==> flow/design.v <==
module	ARM_SingleCycle_DataPath
	#(parameter	BusWidth = 32)
	(input logic	i_CLK, i_RESET,
	input logic[1:0]				i_Reg_Src, i_Imm_Src,
	input logic						i_PC_Src, i_ALU_Src, 
	input logic						i_Mem_ToReg,
	input logic						i_Reg_Write,
	input logic[1:0]				i_ALU_Control,
	output logic[3:0]				o_ALU_Flags,
	input logic[23:0]				i_Instr,
	output logic[(BusWidth - 1):0]	o_PC, o_ALU_Result,
	output logic[(BusWidth - 1):0]	o_Write_Data,
	input logic[(BusWidth - 1):0]	i_Read_Data);
	logic[(BusWidth - 1):0]			s_PC_in;
	logic[(BusWidth - 1):0]			s_PC;
	logic[(BusWidth - 1):0]			s_PC_Plus4, s_PC_Plus8;
	logic[3:0]						s_Reg1_Address, s_Reg2_Address;
	logic[(BusWidth - 1):0]			s_Reg1_Data, s_Reg2_Data;
	logic[(BusWidth - 1):0]			s_ExtendedData;
	logic[6:0]						s_Shamt;
	logic[(BusWidth - 1):0]			s_Shifted_Data;
	logic[(BusWidth - 1):0]			s_ALU_Src2;
	logic[(BusWidth - 1):0]			s_ALU_Result;
	logic[(BusWidth - 1):0]			s_Result;
	ARM_Mux2				PC_Source
		(s_PC_Plus4, s_Result,
		i_PC_Src,
		s_PC_in);
	ARM_ProgramCounter		ProgramCounter
		(i_CLK, i_RESET,
		s_PC_in,
		s_PC);
	assign o_PC = s_PC;
	ARM_Adder				NextInstruction_Adder
		(s_PC,  32'd4,
		s_PC_Plus4);
	ARM_Adder				PC_Plus8_Adder
		( 32'd4, s_PC_Plus4,
		s_PC_Plus8);
	ARM_Mux2	Reg1_Source
		(i_Instr[19:16], 4'd15,
		i_Reg_Src[0],
		s_Reg1_Address[3:0]);
	ARM_Mux2	Reg2_Source
		(i_Instr[3:0], i_Instr[15:12],
		i_Reg_Src[1],
		s_Reg2_Address[3:0]);
	ARM_RegisterFile		RegisterFile
		(i_CLK, i_RESET,
		i_Reg_Write,
		s_Reg1_Address, s_Reg2_Address,
		 i_Instr[15:12],
		s_PC_Plus8,
		s_Result,
		s_Reg1_Data, s_Reg2_Data);
	ARM_ExtensionUnit		ExtensionUnit
		(i_Instr[23:0],
		i_Imm_Src,
		s_ExtendedData);
	ARM_Mux2				ALU_Src2_Mux
		(s_Reg2_Data, s_ExtendedData,
		i_ALU_Src,
		s_ALU_Src2);
	ARM_ALU					ALU
		(s_Reg1_Data, s_ALU_Src2,
		i_ALU_Control,
		s_ALU_Result,
		o_ALU_Flags);
	assign o_ALU_Result = s_ALU_Result;
	assign o_Write_Data = s_Reg2_Data;
	ARM_Mux2				Result_Source
		(s_ALU_Result, i_Read_Data,
		i_Mem_ToReg,
		s_Result);
endmodule
module	ARM_ProgramCounter
	#(parameter	AddressBusWidth	= 32)
	(input logic							i_CLK, i_RESET,
	input logic[(AddressBusWidth - 1):0]	i_Address,
	output logic[(AddressBusWidth - 1):0]	o_Address);
	always_ff	@(posedge i_CLK, posedge i_RESET)
	begin
		if (i_RESET)		o_Address <= 'd0;
		else				o_Address <= i_Address;
	end
endmodule
module	ARM_Adder
	#(parameter BusWidth = 32)
	(input logic[(BusWidth - 1):0]	i_Adder_Src1, i_Adder_Src2,
	output logic[(BusWidth - 1):0]	o_Adder_Result);
	assign o_Adder_Result = i_Adder_Src1 + i_Adder_Src2;
endmodule
module	ARM_RegisterFile
	#(parameter	BusWidth			= 32,
				RegisterFileSize	= 15)
	(input logic					i_CLK, i_RESET,
	input logic						i_Write_Enable,
	input logic[3:0]				i_Address_ToRead1, i_Address_ToRead2,
	input logic[3:0]				i_Address_ToWrite,
	input logic[(BusWidth - 1):0]	i_R15,
	input logic[(BusWidth - 1):0]	i_Write_Data,
	output logic[(BusWidth - 1):0]	o_Read_Data1, o_Read_Data2);
	int								i;
	logic[(BusWidth - 1):0]			RegisterFile[(RegisterFileSize - 1):0];
	always_ff	@(posedge i_CLK, posedge i_RESET)
	begin
		if (i_RESET)
		begin
			for (i = 0; i < 15; i = i + 1)		RegisterFile[i] <= 32'd0;
		end
		else if (i_Write_Enable)				RegisterFile[i_Address_ToWrite] <= i_Write_Data;
	end
	assign o_Read_Data1 = (i_Address_ToRead1 == 4'd15) ?	i_R15 : RegisterFile[i_Address_ToRead1];
	assign o_Read_Data2 = (i_Address_ToRead2 == 4'd15) ?	i_R15 : RegisterFile[i_Address_ToRead2];
endmodule
module	ARM_ExtensionUnit
	#(parameter	BusWidth			= 32,
				ExtendableDataWidth	= 24)
	(input logic[(ExtendableDataWidth - 1):0]	i_Data,
	input logic[1:0]							i_ExtensionControl,
	output logic[(BusWidth - 1):0]				o_Extension);
	typedef enum logic[1:0] {IMM_DATA_PROCESSING, IMM_MEM, IMM_BRANCH}	ExtensionType;
	always_comb
	begin
		case (i_ExtensionControl)
			IMM_DATA_PROCESSING:	o_Extension = {24'b0, i_Data[7:0]};
			IMM_MEM:				o_Extension = {20'b0, i_Data[11:0]};
			IMM_BRANCH:				o_Extension = {{6{i_Data[23]}}, i_Data[23:0], 2'b00};
			default:	o_Extension = 32'bx;
		endcase
	end
endmodule
module ARM_Shift
	#(parameter	BusWidth	= 32)
	(input logic[(BusWidth - 1):0]	i_Data,
	input logic[6:0]				i_Shamt,
	output logic[(BusWidth - 1):0]	o_Shifted_Data);
	int		l_Shamt;
	typedef enum logic[1:0]	{LSL, LSR, ASR, ROR}	t_ShiftType;
	logic[1:0]						s_ShiftType;
	assign s_ShiftType = i_Shamt[1:0];
	always_comb
	begin
		case (s_ShiftType)
			LSL:	o_Shifted_Data = (i_Data << i_Shamt[6:2]);
			LSR:	o_Shifted_Data = (i_Data >> i_Shamt[6:2]);
			ASR:	o_Shifted_Data = (i_Data >>> i_Shamt[6:2]);
			ROR:
			begin
				case(i_Shamt[6:2])
					4'd0:	o_Shifted_Data = i_Data;
					4'd1:
					begin
						o_Shifted_Data[((BusWidth - 1) - 1):0] = i_Data >> 1;
						o_Shifted_Data[(BusWidth - 1)] = i_Data[0];
					end
					4'd2:
					begin
						o_Shifted_Data[((BusWidth - 1) - 2):0] = i_Data >> 2;
						o_Shifted_Data[(BusWidth - 1):((BusWidth - 1) - 1)] = i_Data[1:0];
					end
					4'd3:
					begin
						o_Shifted_Data[((BusWidth - 1) - 3):0] = i_Data >> 3;
						o_Shifted_Data[(BusWidth - 1):((BusWidth - 1) - 2)] = i_Data[2:0];
					end
					4'd4:
					begin
						o_Shifted_Data[((BusWidth - 1) - 4):0] = i_Data >> 4;
						o_Shifted_Data[(BusWidth - 1):((BusWidth - 1) - 3)] = i_Data[3:0];
					end
					4'd5:
					begin
						o_Shifted_Data[((BusWidth - 1) - 5):0] = i_Data >> 5;
						o_Shifted_Data[(BusWidth - 1):((BusWidth - 1) - 4)] = i_Data[4:0];
					end
					4'd6:
					begin
						o_Shifted_Data[((BusWidth - 1) - 6):0] = i_Data >> 6;
						o_Shifted_Data[(BusWidth - 1):((BusWidth - 1) - 5)] = i_Data[5:0];
					end
					4'd7:
					begin
						o_Shifted_Data[((BusWidth - 1) - 7):0] = i_Data >> 7;
						o_Shifted_Data[(BusWidth - 1):((BusWidth - 1) - 6)] = i_Data[6:0];
					end
					4'd8:
					begin
						o_Shifted_Data[((BusWidth - 1) - 8):0] = i_Data >> 8;
						o_Shifted_Data[(BusWidth - 1):((BusWidth - 1) - 7)] = i_Data[7:0];
					end
					4'd9:
					begin
						o_Shifted_Data[((BusWidth - 1) - 9):0] = i_Data >> 9;
						o_Shifted_Data[(BusWidth - 1):((BusWidth - 1) - 8)] = i_Data[8:0];
					end
					4'd10:
					begin
						o_Shifted_Data[((BusWidth - 1) - 10):0] = i_Data >> 10;
						o_Shifted_Data[(BusWidth - 1):((BusWidth - 1) - 9)] = i_Data[9:0];
					end
					4'd11:
					begin
						o_Shifted_Data[((BusWidth - 1) - 11):0] = i_Data >> 11;
						o_Shifted_Data[(BusWidth - 1):((BusWidth - 1) - 10)] = i_Data[10:0];
					end
					4'd12:
					begin
						o_Shifted_Data[((BusWidth - 1) - 12):0] = i_Data >> 12;
						o_Shifted_Data[(BusWidth - 1):((BusWidth - 1) - 11)] = i_Data[11:0];
					end
					4'd13:
					begin
						o_Shifted_Data[((BusWidth - 1) - 13):0] = i_Data >> 13;
						o_Shifted_Data[(BusWidth - 1):((BusWidth - 1) - 12)] = i_Data[12:0];
					end
					4'd14:
					begin
						o_Shifted_Data[((BusWidth - 1) - 14):0] = i_Data >> 14;
						o_Shifted_Data[(BusWidth - 1):((BusWidth - 1) - 13)] = i_Data[13:0];
					end
					4'd15:
					begin
						o_Shifted_Data[((BusWidth - 1) - 15):0] = i_Data >> 15;
						o_Shifted_Data[(BusWidth - 1):((BusWidth - 1) - 14)] = i_Data[14:0];
					end
				endcase
			end
		endcase
	end
endmodule
module	ARM_ALU
	#(parameter	BusWidth	= 32)
	(input logic[(BusWidth - 1):0]	i_ALU_Src1, i_ALU_Src2,
	input logic[1:0]				i_ALU_Control,
	output logic[(BusWidth - 1):0]	o_ALU_Result,
	output logic[3:0]				o_ALU_Flags);
	logic[(BusWidth - 1):0]			s_ALU_Result;
	logic							s_Flag_Negative, s_Flag_Zero;
	logic							s_Flag_Carry, s_Flag_Overflow;
	logic[BusWidth:0]				s_Sum_Ext;
	logic							s_Sum_Carry;
	assign s_Sum_Ext = {1'b0, i_ALU_Src1} + {1'b0, i_ALU_Src2};
	assign s_Sum_Carry = s_Sum_Ext[BusWidth];
	typedef enum logic[1:0] {ADD, SUB, AND, ORR}	ALU_Operation;
	always_comb
	begin
		case (i_ALU_Control[1:0])
			ADD:	s_ALU_Result = i_ALU_Src1 + i_ALU_Src2;
			SUB:	s_ALU_Result = i_ALU_Src1 - i_ALU_Src2;
			AND:	s_ALU_Result = i_ALU_Src1 & i_ALU_Src2;
			ORR:	s_ALU_Result = i_ALU_Src1 | i_ALU_Src2;
			default:	s_ALU_Result = 32'b0;
		endcase
	end
	always_comb
	begin
		s_Flag_Negative = (s_ALU_Result[BusWidth - 1] == 1'b1) ?	1'b1 : 1'b0;
		s_Flag_Zero = (s_ALU_Result == 0) ?							1'b1 : 1'b0;
		case (i_ALU_Control[1:0])
			ADD:
			begin
				s_Flag_Carry = s_Sum_Carry;
				s_Flag_Overflow =	((~i_ALU_Src1[BusWidth - 1] & ~i_ALU_Src2[BusWidth - 1] & s_ALU_Result[BusWidth - 1]) |
									(i_ALU_Src1[BusWidth - 1] & i_ALU_Src2[BusWidth - 1] & ~s_ALU_Result[BusWidth - 1]));
			end
			SUB:
			begin
				s_Flag_Carry = (i_ALU_Src1 >= i_ALU_Src2) ?					1'b1 : 1'b0;
				s_Flag_Overflow =	((i_ALU_Src1[BusWidth - 1] & ~i_ALU_Src2[BusWidth - 1] & ~s_ALU_Result[BusWidth - 1]) |
									(~i_ALU_Src1[BusWidth - 1] & i_ALU_Src2[BusWidth - 1] & s_ALU_Result[BusWidth - 1]));
			end
			default:
			begin
				s_Flag_Carry = 1'bx;
				s_Flag_Overflow = 1'bx;
			end
		endcase
	end
	assign o_ALU_Result =	s_ALU_Result;
	assign o_ALU_Flags =	{s_Flag_Negative, s_Flag_Zero,
							s_Flag_Carry, s_Flag_Overflow};
endmodule
module ARM_Mux2
	#(parameter	BusWidth	= 32)
	(input logic[(BusWidth - 1):0]	i_Mux_Src0, i_Mux_Src1,
	input logic						i_Mux_Src_Select,
	output logic[(BusWidth - 1):0]	o_Mux_out);
	assign o_Mux_out = (i_Mux_Src_Select) ?	i_Mux_Src1 : i_Mux_Src0;
endmodule
module ARM_SyngleCycle_Controller
	(input logic		i_CLK, i_RESET,
	input logic[3:0]	i_ALU_Flags,
	output logic[1:0]	o_Reg_Src, o_Imm_Src,
	output logic		o_PC_Src, o_ALU_Src,
	output logic		o_Mem_ToReg,
	output logic		o_Reg_Write, o_Mem_Write,
	output logic[1:0]	o_ALU_Control,
	input logic[15:0]	i_Instr);
	logic[3:0]			s_Cond;
	logic[1:0]			s_Flag_Write;
	logic				s_PC_Src;
	logic				s_Reg_Write, s_Mem_Write;
	logic				s_No_Write;
	logic[1:0]			s_Op;
	logic[5:0]			s_Funct;
	logic[3:0]			s_Rd;
	assign s_Cond	= i_Instr[15:12];
	assign s_Op		= i_Instr[11:10];
	assign s_Funct	= i_Instr[9:4];
	assign s_Rd		= i_Instr[3:0];
	ARM_SyngleCycle_Decoder				Decoder
		(s_Op,
		s_Funct,
		s_Rd,
		s_Flag_Write,
		s_PC_Src,
		s_Reg_Write, s_Mem_Write,
		s_No_Write,
		o_Mem_ToReg,
		o_ALU_Src,
		o_Reg_Src, o_Imm_Src,
		o_ALU_Control);
	ARM_SyngleCycle_ConditionalLogic	ConditionalLogic
		(i_CLK, i_RESET,
		s_Cond,
		i_ALU_Flags,
		s_Flag_Write,
		s_PC_Src,
		s_Reg_Write, s_Mem_Write,
		s_No_Write,
		o_PC_Src,
		o_Reg_Write, o_Mem_Write);
endmodule
module	ARM_SyngleCycle_Decoder
	(input logic[1:0]	i_Op,
	input logic[5:0]	i_Funct,
	input logic[3:0]	i_Rd,
	output logic[1:0]	o_Flag_Write,
	output logic		o_PC_Src,
	output logic		o_Reg_Write, o_Mem_Write,
	output logic		o_No_Write,
	output logic		o_Mem_ToReg,
	output logic		o_ALU_Src,
	output logic[1:0]	o_Reg_Src, o_Imm_Src,
	output logic[1:0]	o_ALU_Control);
	logic				s_ALU_Operation;
	logic				s_Branch;
	ARM_SyngleCycle_ALU_Decoder		ALU_Decoder
		(i_Funct[4:0],
		s_ALU_Operation,
		o_ALU_Control, o_Flag_Write,
		o_No_Write);
	ARM_SyngleCycle_Main_Decoder	Main_Decoder
		(i_Op, {i_Funct[5], i_Funct[0]},
		o_Reg_Src, o_Imm_Src,
		o_ALU_Src,
		o_Reg_Write, o_Mem_Write,
		o_Mem_ToReg,
		s_ALU_Operation,
		s_Branch);
	ARM_SyngleCycle_PC_Logic		PC_Logic
		(i_Rd,
		s_Branch, o_Reg_Write,
		o_PC_Src);
endmodule
module	ARM_SyngleCycle_ALU_Decoder
	(input logic[4:0]	i_Funct,
	input logic			i_ALU_Operation,
	output logic[1:0]	o_ALU_Control, o_Flag_Write,
	output logic		o_No_Write);
	typedef enum logic[3:0]	{ADD = 4'b0100,
							SUB = 4'b0010,
							AND = 4'b0000,
							ORR = 4'b1100,
							CMP = 4'b1010}	InstructionType;
	always_comb
	begin
		if (i_ALU_Operation)
		begin
			o_ALU_Control		= 2'bxx;
			o_No_Write			= 1'bx;
			o_Flag_Write		= 2'b00;
			case (i_Funct[4:1])
				ADD:
				begin
					o_ALU_Control		= 2'b00;
					o_No_Write			= 1'b0;
					if (i_Funct[0])		o_Flag_Write	= 2'b11;
				end
				SUB:
				begin
					o_ALU_Control		= 2'b01;
					o_No_Write			= 1'b0;
					if (i_Funct[0])		o_Flag_Write	= 2'b11;
				end
				AND:
				begin
					o_ALU_Control		= 2'b10;
					o_No_Write			= 1'b0;
					if (i_Funct[0])		o_Flag_Write	= 2'b10;
				end
				ORR:
				begin
					o_ALU_Control		= 2'b11;
					o_No_Write			= 1'b0;
					if (i_Funct[0])		o_Flag_Write	= 2'b10;
				end
				CMP:
				begin
					o_ALU_Control		= 2'b01;
					o_No_Write			= 1'b1;
					if (i_Funct[0])		o_Flag_Write	= 2'b11;
				end
				default:
				begin
					o_ALU_Control		= 2'bxx;
					o_No_Write			= 1'bx;
					o_Flag_Write		= 2'bxx;
				end
			endcase
		end
		else
		begin
			o_ALU_Control	= 2'b0;
			o_Flag_Write	= 2'b0;
			o_No_Write		= 1'b0;
		end
	end
endmodule
module	ARM_SyngleCycle_Main_Decoder
	(input logic[1:0]	i_Op, i_Funct,
	output logic[1:0]	o_Reg_Src, o_Imm_Src,
	output logic		o_ALU_Src,
	output logic		o_Reg_Write, o_Mem_Write,
	output logic		o_Mem_ToReg,
	output logic		o_ALU_Operation,
	output logic		o_Branch);
	typedef enum logic[1:0] {DATA_PROCESSING,
							MEM_CONTROL,
							BRANCH}	InstructionType;
	always_comb
	begin
		case (i_Op)
			DATA_PROCESSING:
			begin
				if (i_Funct[1])
				begin
					o_Branch		= 1'b0;
					o_Mem_ToReg		= 1'b0;
					o_Mem_Write		= 1'b0;
					o_ALU_Src		= 1'b1;
					o_Imm_Src		= 2'b00;
					o_Reg_Write		= 1'b1;
					o_Reg_Src		= 2'bx0;
					o_ALU_Operation	= 1'b1;
				end
				else
				begin
					o_Branch		= 1'b0;
					o_Mem_ToReg		= 1'b0;
					o_Mem_Write		= 1'b0;
					o_ALU_Src		= 1'b0;
					o_Imm_Src		= 2'bxx;
					o_Reg_Write		= 1'b1;
					o_Reg_Src		= 2'b00;
					o_ALU_Operation	= 1'b1;
				end
			end
			MEM_CONTROL:
			begin
				if (i_Funct[0])
				begin
					o_Branch		= 1'b0;
					o_Mem_ToReg		= 1'b1;
					o_Mem_Write		= 1'b0;
					o_ALU_Src		= 1'b1;
					o_Imm_Src		= 2'b01;
					o_Reg_Write		= 1'b1;
					o_Reg_Src		= 2'bx0;
					o_ALU_Operation	= 1'b0;
				end
				else
				begin
					o_Branch		= 1'b0;
					o_Mem_ToReg		= 1'bx;
					o_Mem_Write		= 1'b1;
					o_ALU_Src		= 1'b1;
					o_Imm_Src		= 2'b01;
					o_Reg_Write		= 1'b0;
					o_Reg_Src		= 2'b10;
					o_ALU_Operation	= 1'b0;
				end
			end
			BRANCH:
			begin
				o_Branch		= 1'b1;
				o_Mem_ToReg		= 1'b0;
				o_Mem_Write		= 1'b0;
				o_ALU_Src		= 1'b1;
				o_Imm_Src		= 2'b10;
				o_Reg_Write		= 1'b0;
				o_Reg_Src		= 2'bx1;
				o_ALU_Operation	= 1'b0;
			end
			default:
			begin
				o_Branch		= 1'bx;
				o_Mem_ToReg		= 1'bx;
				o_Mem_Write		= 1'bx;
				o_ALU_Src		= 1'bx;
				o_Imm_Src		= 2'bxx;
				o_Reg_Write		= 1'bx;
				o_Reg_Src		= 2'bxx;
				o_ALU_Operation	= 1'bx;
			end
		endcase
	end
endmodule
module	ARM_SyngleCycle_PC_Logic
	(input logic[3:0]	i_Rd,
	input logic			i_Branch, i_Reg_Write,
	output logic		o_PC_Src);
	assign o_PC_Src = (((i_Rd == 4'd15) & i_Reg_Write) | i_Branch) ?	1'b1 : 1'b0;
endmodule
module	ARM_SyngleCycle_ConditionalLogic
	(input logic		i_CLK, i_RESET,
	input logic[3:0]	i_Cond,
	input logic[3:0]	i_ALU_Flags,
	input logic[1:0]	i_Flag_Write,
	input logic			i_PC_Src,
	input logic			i_Reg_Write, i_Mem_Write,
	input logic			i_No_Write,
	output logic		o_PC_Src,
	output logic		o_Reg_Write, o_Mem_Write);
	logic[1:0]			s_Flags_NZ, s_Flags_CV;
	logic				s_Cond_Executed;
	logic[1:0]			s_Flag_Write;
	assign s_Flag_Write = (s_Cond_Executed) ?	i_Flag_Write : 2'b00;
	always_ff	@(posedge i_CLK, posedge i_RESET)
	begin
		if (i_RESET)
		begin
			s_Flags_NZ <= 2'b00;
			s_Flags_CV <= 2'b00;
		end
		else
		begin
			if (s_Flag_Write[1])	s_Flags_NZ <= i_ALU_Flags[3:2];
			if (s_Flag_Write[0])	s_Flags_CV <= i_ALU_Flags[1:0];
		end
	end
	ARM_SyngleCycle_ConditionCheck	ConditionCheck
		(i_Cond,
		s_Flags_NZ,
		s_Flags_CV,
		s_Cond_Executed);
	always_comb
	begin
		if (s_Cond_Executed)
		begin
			o_PC_Src = i_PC_Src;
			o_Mem_Write = i_Mem_Write;
			if (~i_No_Write)	o_Reg_Write = i_Reg_Write;
			else					o_Reg_Write = 1'b0;
		end
		else
		begin
			o_PC_Src = 1'b0;
			o_Mem_Write = 1'b0;
			o_Reg_Write = 1'b0;
		end
	end
endmodule
module	ARM_SyngleCycle_ConditionCheck
	(input logic[3:0]	i_Cond,
	input logic[1:0]	i_Flags_NZ,
	input logic[1:0]	i_Flags_CV,
	output logic		o_Cond_Executed);
	typedef enum logic[3:0]	{EQ, NE, CS, LO,
							MI, PL, VS, VC,
							HI,	LS, GE, LT,
							GT, LE, AL}	ConditionTyoe;
	always_comb
	begin
		case (i_Cond)
			EQ:	if (i_Flags_NZ[0])		o_Cond_Executed = 1'b1;
				else					o_Cond_Executed = 1'b0;
			NE:	if (i_Flags_NZ[0] == 0)	o_Cond_Executed = 1'b1;
				else					o_Cond_Executed = 1'b0;
			CS:	if (i_Flags_CV[1])		o_Cond_Executed = 1'b1;
				else					o_Cond_Executed = 1'b0;
			LO:	if (i_Flags_CV[1] == 0)	o_Cond_Executed = 1'b1;
				else					o_Cond_Executed = 1'b0;
			MI:	if (i_Flags_NZ[1])		o_Cond_Executed = 1'b1;
				else					o_Cond_Executed = 1'b0;
			PL:	if (i_Flags_NZ[1] == 0)	o_Cond_Executed = 1'b1;
				else					o_Cond_Executed = 1'b0;
			VS:	if (i_Flags_CV[0])		o_Cond_Executed = 1'b1;
				else					o_Cond_Executed = 1'b0;
			VC:	if (i_Flags_CV[0] == 0)	o_Cond_Executed = 1'b1;
				else					o_Cond_Executed = 1'b0;
			HI:	if ((i_Flags_NZ[0] == 0) & (i_Flags_CV[1]))	o_Cond_Executed = 1'b1;
				else										o_Cond_Executed = 1'b0;
			LS:	if ((i_Flags_NZ[0]) | (i_Flags_CV[1] == 0))	o_Cond_Executed = 1'b1;
				else										o_Cond_Executed = 1'b0;
			GE:	if (~((i_Flags_NZ[1]) ^ (i_Flags_CV[0])))	o_Cond_Executed = 1'b1;
				else										o_Cond_Executed = 1'b0;
			LT:	if (((i_Flags_NZ[1]) ^ (i_Flags_CV[0])))	o_Cond_Executed = 1'b1;
				else										o_Cond_Executed = 1'b0;
			GT:	if ((~i_Flags_NZ[0]) & (~((i_Flags_NZ[1]) ^ (i_Flags_CV[0]))))	o_Cond_Executed = 1'b1;
				else															o_Cond_Executed = 1'b0;
			LE:	if ((i_Flags_NZ[0]) | (((i_Flags_NZ[1]) ^ (i_Flags_CV[0]))))	o_Cond_Executed = 1'b1;
				else															o_Cond_Executed = 1'b0;
			AL:	o_Cond_Executed = 1'b1;
			default:	o_Cond_Executed = 1'bx;
		endcase
	end
endmodule
module ARM_SingleCycle_CPU
	#(parameter	BusWidth	= 32)
	(input logic		i_CLK, i_RESET,
	input logic[(BusWidth - 1):0]	i_Instr,
	output logic[(BusWidth - 1):0]	o_PC,
	output logic[(BusWidth - 1):0]	o_Data_Address,
	output logic					o_Mem_Write,
	output logic[(BusWidth - 1):0]	o_Write_Data,
	input logic[(BusWidth - 1):0]	i_Read_Data);
	logic[3:0]			s_ALU_Flags;
	logic[1:0]			s_Reg_Src, s_Imm_Src;
	logic				s_PC_Src, s_ALU_Src;
	logic[1:0]			s_ALU_Control;
	logic				s_Mem_ToReg;
	logic				s_Reg_Write; 
	ARM_SingleCycle_DataPath	Datapath
		(i_CLK, i_RESET,
		s_Reg_Src, s_Imm_Src,
		s_PC_Src, s_ALU_Src,
		s_Mem_ToReg,
		s_Reg_Write,
		s_ALU_Control,
		s_ALU_Flags,
		i_Instr[23:0],
		o_PC, o_Data_Address,
		o_Write_Data,
		i_Read_Data);
	ARM_SyngleCycle_Controller	Controller
		(i_CLK, i_RESET,
		s_ALU_Flags,
		s_Reg_Src, s_Imm_Src,
		s_PC_Src, s_ALU_Src,
		s_Mem_ToReg,
		s_Reg_Write, o_Mem_Write,
		s_ALU_Control,
		{i_Instr[31:20], i_Instr[15:12]});
endmodule
### Tool chain data of ARM_SingleCycle_CPU

The steps from the RTL of ARM_SingleCycle_CPU to its reports follow in flow order.
Lines are those of the file above, counted from 1.
Cell names lack the library's common part.
The mark n/a stands for no value.

| inputs | value |
|---|---|
| design top | ARM_SingleCycle_CPU |
| clock input | i_CLK |
| cell library | sky130hd |
| timing corner | tt_025C_1v80 |

### Word level

Counts by Yosys on the flattened word-level netlist (proc, flatten, opt, wreduce). Print and check cells are left out.

| operators by class | value |
|---|---|
| bitwise operators | 25 |
| reduce/logical cells | 31 |
| $lt $le $gt $ge | 1 |
| add/subtract/negate cells | 5 |
| eq/ne operators | 70 |
| mux-type cells | 60 |

Operators by type and width:

| operator | number |
|---|---|
| 32-bit case mux with 15-bit select | 2 |
| 32-bit 2-to-1 mux | 5 |
| 4-bit equality test with constant B | 33 |
| 32-bit case mux with 4-bit select | 1 |
| 32-bit case mux with 3-bit select | 1 |
| 4-bit by 3-bit equality test with 1-bit output with constant B | 17 |
| 4-bit by 2-bit equality test with 1-bit output with constant B | 9 |
| 32-bit by 32-bit adder with 33-bit output | 1 |
| 3-bit by 32-bit adder with 32-bit output with constant A | 1 |
| 32-bit by 3-bit adder with 32-bit output with constant B | 1 |
| 32-bit adder | 1 |
| 32-bit subtractor | 1 |
| 32-bit >= comparator | 1 |
| 32-bit bitwise AND | 1 |
| 32-bit bitwise OR | 1 |
| 32-bit zero test | 1 |
| 2-bit AND reduction | 15 |
| 1-bit 2-to-1 mux | 27 |
| 4-bit zero test | 5 |
| 4-bit by 1-bit equality test with 1-bit output with constant B | 4 |
| 1-bit case mux with 2-bit select | 8 |
| 2-bit 2-to-1 mux | 8 |
| 1-bit case mux with 15-bit select | 1 |
| 2-bit case mux with 3-bit select | 2 |
| 1-bit bitwise AND | 11 |
| 2-bit OR reduction | 5 |
| 2-bit equality test with constant B | 4 |
| 2-bit case mux with 4-bit select | 1 |

Not listed: further kinds 10, cells in them 24.

| word-level totals | value |
|---|---|
| output and inout bits | 97 |
| word-level cells | 210 |
| register bits after elaboration | 516 |

### Depth

Yosys ltp: most cells in a row. Word level: on the elaborated netlist, between registers, memories and ports. Mapped: between sequential cells and ports; inverters and the memories' decode and read muxes count.

| depth | value |
|---|---|
| word-level depth | 13 |
| ABC_AREA | 0 |
| gate-level depth with buffers | 29 |
| gate-level depth less buffers | 25 |

### Mapped cells and area

Source: synth_stat.txt of the flow (Yosys; design flattened, memories mapped). It holds for the ABC_AREA given above (unset counts as 0); a run with the other value may have another netlist.

Cell types:

| type | number |
|---|---|
| dfrtp_1 | 516 |
| o21ai_0 | 557 |
| a22oi_1 | 304 |
| nand2_1 | 607 |
| ha_1 | 107 |
| clkbuf_1 | 284 |
| a21oi_1 | 179 |
| nor2_1 | 184 |
| a222oi_1 | 67 |
| nand4_1 | 86 |
| mux2i_1 | 52 |
| nand3_1 | 104 |
| inv_1 | 133 |
| a21o_1 | 58 |
| xnor2_1 | 41 |
| o22ai_1 | 43 |
| o21a_1 | 31 |
| a221oi_1 | 26 |

Other cell types: 71; their cells: 478.

| synthesis totals | value |
|---|---|
| cell area after synthesis | 0.0321371 mm² |
| mapped flip-flops | 516 |
| buffers | 319 |
| standard cells after synthesis | 3,857 |
| area of sequential cells | 0.0129124 mm² |

The figures by module come from a second, unflattened synthesis with its own total; it is not the netlist above.

| unflattened totals | value |
|---|---|
| cell total of the unflattened synthesis | 4,096 |
| area (unflattened synthesis) | 0.0403237 mm² |

Rows give one instance, submodules left out.

Modules:

| module | area (mm²) | cells | instances |
|---|---|---|---|
| ARM_RegisterFile | 0.0268182 | 2,461 | 1 |
| ARM_ALU | 0.0055553 | 821 | 1 |
| ARM_Adder | 0.0017442 | 241 | 2 |
| ARM_Mux2 | 0.0005443 | 36 | 5 |
| ARM_ProgramCounter | 0.0008045 | 33 | 1 |
| ARM_ExtensionUnit | 0.0003115 | 45 | 1 |
| ARM_SyngleCycle_ConditionCheck | 0.0002302 | 32 | 1 |
| ARM_SyngleCycle_ConditionalLogic | 0.0001814 | 14 | 1 |
| ARM_SyngleCycle_Main_Decoder | 0.0001051 | 14 | 1 |
| ARM_SyngleCycle_ALU_Decoder | 0.0000851 | 10 | 1 |
| ARM_SyngleCycle_PC_Logic | 0.000015 | 2 | 1 |
| ARM_SingleCycle_DataPath | 0.0000075 | 2 | 1 |
| ARM_SingleCycle_CPU | 0 | 0 | 1 |
| ARM_SyngleCycle_Controller | 0 | 0 | 1 |
| ARM_SyngleCycle_Decoder | 0 | 0 | 1 |

### Path before layout

Path of least setup slack by OpenSTA after synthesis, without wires, with an ideal clock, recovery checks aside; 20% of the period is set as input and as output delay. Where synthesis merged equal registers, the netlist keeps one of their names.

| path after synthesis | value |
|---|---|
| kind | input to output |
| start | input port i_Instr[27] |
| end | output port o_Data_Address[31] |
| output delay | 2.800 ns |
| stages on the path | 26 |
| period | 14.0 ns |
| launch time at the first pin | 2.800 ns |
| external input delay | 2.800 ns |
| required time | 11.200 ns |
| arrival | 7.648 ns |
| delay of the path | 4.848 ns |
| path slack | 3.552 ns |
| synthesis period reached | 10.448 ns |

"delay of the path" = arrival - input delay + setup time.
A path that ends at an output port has no setup time.
"stages on the path" counts driving pins, that of a launching flip-flop among them; a cell with two outputs on the path counts twice.
"synthesis period reached" = period - worst setup slack (recovery checks aside). The figure is calculated, with input and output delays left at 20% of the set period.
Between the ends stands the longest chain of elaborated cells between them, by number of cells; it is not shown to be the way that was timed. Of several equally long chains one is given.
A line is the first line of the expression or statement that the cell stems from. Yosys adds cells for indexed reads and writes and turns some case tables into memories.

| on the way, after synthesis | value |
|---|---|
| cell sequence | inv_1 > ha_1 > clkbuf_1 > clkbuf_1 > a31oi_1 > nor2_1 > clkbuf_1 > buf_1 > a22oi_1 > nand4_1 > nor2_1 > nor2_1 > nand2_1 > o21a_1 > ha_1 > buf_2 > nor3b_1 > nor3_2 > o211ai_1 > a221oi_2 > o211ai_1 > a311oi_1 > xnor2_1 > a221oi_2 > inv_1 > buf_4 |
| cells in the longest elaborated chain | 9 |

Ends and longest elaborated chain, after synthesis:

| what | RTL line | RTL |
|---|---|---|
| start: declaration | 623 | `input logic[(BusWidth - 1):0] i_Instr,` |
| 2-bit equality test | 444 | `case (i_Op)` |
| 2-bit case mux with 3-bit select | 444 |  |
| 4-bit 2-to-1 mux | 289 | `assign o_Mux_out = (i_Mux_Src_Select) ? i_Mux_Src1 : i_Mux_Src0;` |
| 4-bit equality test | 114 | `assign o_Read_Data2 = (i_Address_ToRead2 == 4'd15) ? i_R15 : RegisterFile[i_Address_ToRead2];` |
| 32-bit case mux with 15-bit select | 114 |  |
| 32-bit 2-to-1 mux | 114 |  |
| 32-bit 2-to-1 mux | 289 |  |
| 32-bit subtractor | 250 | `SUB: s_ALU_Result = i_ALU_Src1 - i_ALU_Src2;` |
| 32-bit case mux with 4-bit select | 248 | `case (i_ALU_Control[1:0])` |
| end: declaration | 625 | `output logic[(BusWidth - 1):0] o_Data_Address,` |

Some nets on the timed path still bear RTL names; the line given drives or declares the net.

Named nets, after synthesis:

| net | RTL line | RTL |
|---|---|---|
| o_Write_Data[2] | 114 |  |
| Datapath.ALU.s_Flag_Negative | 258 | `s_Flag_Negative = (s_ALU_Result[BusWidth - 1] == 1'b1) ? 1'b1 : 1'b0;` |

### Path in the finished layout

From the final timing report of flow run 1: the path of least setup slack in the routed layout; clock arrival at registers is part of the times.

| path after layout | value |
|---|---|
| kind | input to output |
| start | input port i_Instr[12] |
| end | output port o_Data_Address[29] |
| period | 15.5 ns |
| launch time at the first pin | 3.10 ns |
| required time | 12.40 ns |
| output delay | 3.10 ns |
| arrival | 11.49 ns |
| path slack | 0.91 ns |
| stages on the path | 21 |
| external input delay | 3.10 ns |

Between the ends stands the longest chain of elaborated cells between them, by number of cells; it is not shown to be the way that was timed. Of several equally long chains one is given.

| on the way, after layout | value |
|---|---|
| cell sequence | clkdlybuf4s50_1 > nor2b_1 > a21oi_1 > nor2_4 > buf_4 > a22oi_1 > nand3_1 > o22a_1 > a21oi_1 > o21a_1 > ha_1 > inv_1 > a2111oi_0 > o21ai_0 > nor4_1 > o21ai_0 > nand3_1 > and3_1 > a221o_1 > a21o_1 > clkdlybuf4s50_1 |
| cells in the longest elaborated chain | 7 |

Ends and longest elaborated chain, after layout:

| what | RTL line | RTL |
|---|---|---|
| start: declaration | 623 | `input logic[(BusWidth - 1):0] i_Instr,` |
| 4-bit 2-to-1 mux | 289 | `assign o_Mux_out = (i_Mux_Src_Select) ? i_Mux_Src1 : i_Mux_Src0;` |
| 4-bit equality test | 114 | `assign o_Read_Data2 = (i_Address_ToRead2 == 4'd15) ? i_R15 : RegisterFile[i_Address_ToRead2];` |
| 32-bit case mux with 15-bit select | 114 |  |
| 32-bit 2-to-1 mux | 114 |  |
| 32-bit 2-to-1 mux | 289 |  |
| 32-bit subtractor | 250 | `SUB: s_ALU_Result = i_ALU_Src1 - i_ALU_Src2;` |
| 32-bit case mux with 4-bit select | 248 | `case (i_ALU_Control[1:0])` |
| end: declaration | 625 | `output logic[(BusWidth - 1):0] o_Data_Address,` |

## Implementation results

Top module ARM_SingleCycle_CPU; platform sky130hd; tools Yosys and OpenROAD; 4 stored runs in no particular order. Input and output delays are each 20% of the period that was set; the output load is 0.01 pF.
"clock period reached": clock period set for the run, less the worst setup slack. It is reckoned from that one timing run; input and output delays stay at 20% of the period that was set.
"time of the worst setup path" means the part of the period allowed to the worst setup path (the constraints hold back 20% at inputs and 20% at outputs) less its slack; where the path has registers, the arrival times of their clocks count too.
By "total power after layout" is meant OpenSTA's value without simulated activity: inputs other than the clock are taken to toggle once in ten clock periods, and the tool carries that through the logic.

## Flow run 1

==> flow/run.sh <==
#!/bin/bash
# the make line also repeats the synthesis and layout settings of config.mk as NAME=value (left out here)
make -C /OpenROAD-flow-scripts/flow DESIGN_CONFIG=/design/flow/config.mk WORK_HOME=/design/flow/orfs CLKGATE_MAP_FILE= finish
==> flow/config.mk <==
export PLATFORM = sky130hd
export DESIGN_NAME = ARM_SingleCycle_CPU
export DESIGN_NICKNAME = ARM_SingleCycle_CPU
export VERILOG_FILES = /design/flow/design.v
export SDC_FILE = /design/flow/constraint.sdc
export NUM_CORES = 4
export LEC_CHECK = 0
export ABC_AREA = 0
export CAP_MARGIN = 20
export CELL_PAD_IN_SITES_DETAIL_PLACEMENT = 2
export CELL_PAD_IN_SITES_GLOBAL_PLACEMENT = 1
export CORE_ASPECT_RATIO = 1.24
export CORE_MARGIN = 2
export CORE_UTILIZATION = 23
export CTS_CLUSTER_SIZE = 73
export GPL_ROUTABILITY_DRIVEN = 0
export GPL_TIMING_DRIVEN = 1
export HOLD_SLACK_MARGIN = -0.07
export PLACE_DENSITY_LB_ADDON = 0.2
export SLEW_MARGIN = 5
==> flow/constraint.sdc <==
create_clock -name core_clock -period 15.5 [get_ports {i_CLK}]
set_input_delay 3.1000 -clock core_clock [delete_from_list [all_inputs] [get_ports {i_CLK}]]
set_output_delay 3.1000 -clock core_clock [all_outputs]
set_load 0.01 [all_outputs]

| result of flow run 1 | value |
|---|---|
| total power after layout | 6,681 µW |
| worst hold slack in the final report | 0.513 ns |
| netlist area reported by Yosys | 0.0321371 mm² |
| post-route setup TNS | 0.000 ns |
| clock period reached | 14.595 ns |
| worst slack on setup checks | 0.905 ns |
| overall die area | 0.142749 mm² |
| time of the worst setup path | 8.39 ns |
| class of the worst setup path | input to output |
| utilization after layout | 27.5 % |
| standard-cell area after layout | 0.0381441 mm² |

## Flow run 2

==> flow/run.sh <==
#!/bin/bash
# the make line also repeats the synthesis and layout settings of config.mk as NAME=value (left out here)
make -C /OpenROAD-flow-scripts/flow DESIGN_CONFIG=/design/flow/config.mk WORK_HOME=/design/flow/orfs CLKGATE_MAP_FILE= finish
==> flow/config.mk <==
export PLATFORM = sky130hd
export DESIGN_NAME = ARM_SingleCycle_CPU
export DESIGN_NICKNAME = ARM_SingleCycle_CPU
export VERILOG_FILES = /design/flow/design.v
export SDC_FILE = /design/flow/constraint.sdc
export NUM_CORES = 4
export LEC_CHECK = 0
export CAP_MARGIN = 20
export CORE_MARGIN = 2
export CORE_UTILIZATION = 40
export PLACE_DENSITY = 0.6
export SLEW_MARGIN = 20
==> flow/constraint.sdc <==
create_clock -name core_clock -period 7.88 [get_ports {i_CLK}]
set_input_delay 1.5760 -clock core_clock [delete_from_list [all_inputs] [get_ports {i_CLK}]]
set_output_delay 1.5760 -clock core_clock [all_outputs]
set_load 0.01 [all_outputs]

| result of flow run 2 | value |
|---|---|
| post-route setup TNS | -1.191 ns |
| total power after layout | 14,636 µW |
| worst hold slack in the final report | 0.512 ns |
| worst slack on setup checks | -0.179 ns |
| overall die area | 0.0826246 mm² |
| utilization after layout | 57.2 % |
| standard-cell area after layout | 0.045341 mm² |
| clock period reached | 8.059 ns |
| netlist area reported by Yosys | 0.0321371 mm² |
| time of the worst setup path | 4.91 ns |
| class of the worst setup path | input to output |

## Flow run 3

==> flow/run.sh <==
#!/bin/bash
# the make line also repeats the synthesis and layout settings of config.mk as NAME=value (left out here)
make -C /OpenROAD-flow-scripts/flow DESIGN_CONFIG=/design/flow/config.mk WORK_HOME=/design/flow/orfs CLKGATE_MAP_FILE= finish
==> flow/config.mk <==
export PLATFORM = sky130hd
export DESIGN_NAME = ARM_SingleCycle_CPU
export DESIGN_NICKNAME = ARM_SingleCycle_CPU
export VERILOG_FILES = /design/flow/design.v
export SDC_FILE = /design/flow/constraint.sdc
export NUM_CORES = 4
export LEC_CHECK = 0
export CAP_MARGIN = 20
export CORE_MARGIN = 2
export CORE_UTILIZATION = 40
export PLACE_DENSITY = 0.6
export SLEW_MARGIN = 20
==> flow/constraint.sdc <==
create_clock -name core_clock -period 14.0 [get_ports {i_CLK}]
set_input_delay 2.8000 -clock core_clock [delete_from_list [all_inputs] [get_ports {i_CLK}]]
set_output_delay 2.8000 -clock core_clock [all_outputs]
set_load 0.01 [all_outputs]

| result of flow run 3 | value |
|---|---|
| utilization after layout | 46.8 % |
| post-route setup TNS | 0.000 ns |
| worst hold slack in the final report | 0.507 ns |
| netlist area reported by Yosys | 0.0321371 mm² |
| total power after layout | 7,186 µW |
| standard-cell area after layout | 0.0370931 mm² |
| clock period reached | 13.347 ns |
| overall die area | 0.0826246 mm² |
| time of the worst setup path | 7.75 ns |
| class of the worst setup path | input to output |
| worst slack on setup checks | 0.653 ns |

## Flow run 4

==> flow/run.sh <==
#!/bin/bash
# the make line also repeats the synthesis and layout settings of config.mk as NAME=value (left out here)
make -C /OpenROAD-flow-scripts/flow DESIGN_CONFIG=/design/flow/config.mk WORK_HOME=/design/flow/orfs CLKGATE_MAP_FILE= finish
==> flow/config.mk <==
export PLATFORM = sky130hd
export DESIGN_NAME = ARM_SingleCycle_CPU
export DESIGN_NICKNAME = ARM_SingleCycle_CPU
export VERILOG_FILES = /design/flow/design.v
export SDC_FILE = /design/flow/constraint.sdc
export NUM_CORES = 4
export LEC_CHECK = 0
export ABC_AREA = 0
export CAP_MARGIN = 10
export CORE_ASPECT_RATIO = 0.84
export CORE_MARGIN = 6
export CORE_UTILIZATION = 32
export CTS_CLUSTER_DIAMETER = 202
export PLACE_DENSITY_LB_ADDON = 0.12
export SETUP_SLACK_MARGIN = -0.88
export SLEW_MARGIN = 20
==> flow/constraint.sdc <==
create_clock -name core_clock -period 16.9 [get_ports {i_CLK}]
set_input_delay 3.3800 -clock core_clock [delete_from_list [all_inputs] [get_ports {i_CLK}]]
set_output_delay 3.3800 -clock core_clock [all_outputs]
set_load 0.01 [all_outputs]

| result of flow run 4 | value |
|---|---|
| utilization after layout | 38.0 % |
| standard-cell area after layout | 0.0374071 mm² |
| worst slack on setup checks | 1.909 ns |
| worst hold slack in the final report | 0.511 ns |
| overall die area | 0.108206 mm² |
| total power after layout | 6,003 µW |
| post-route setup TNS | 0.000 ns |
| clock period reached | 14.991 ns |
| time of the worst setup path | 8.23 ns |
| class of the worst setup path | input to output |
| netlist area reported by Yosys | 0.0321371 mm² |
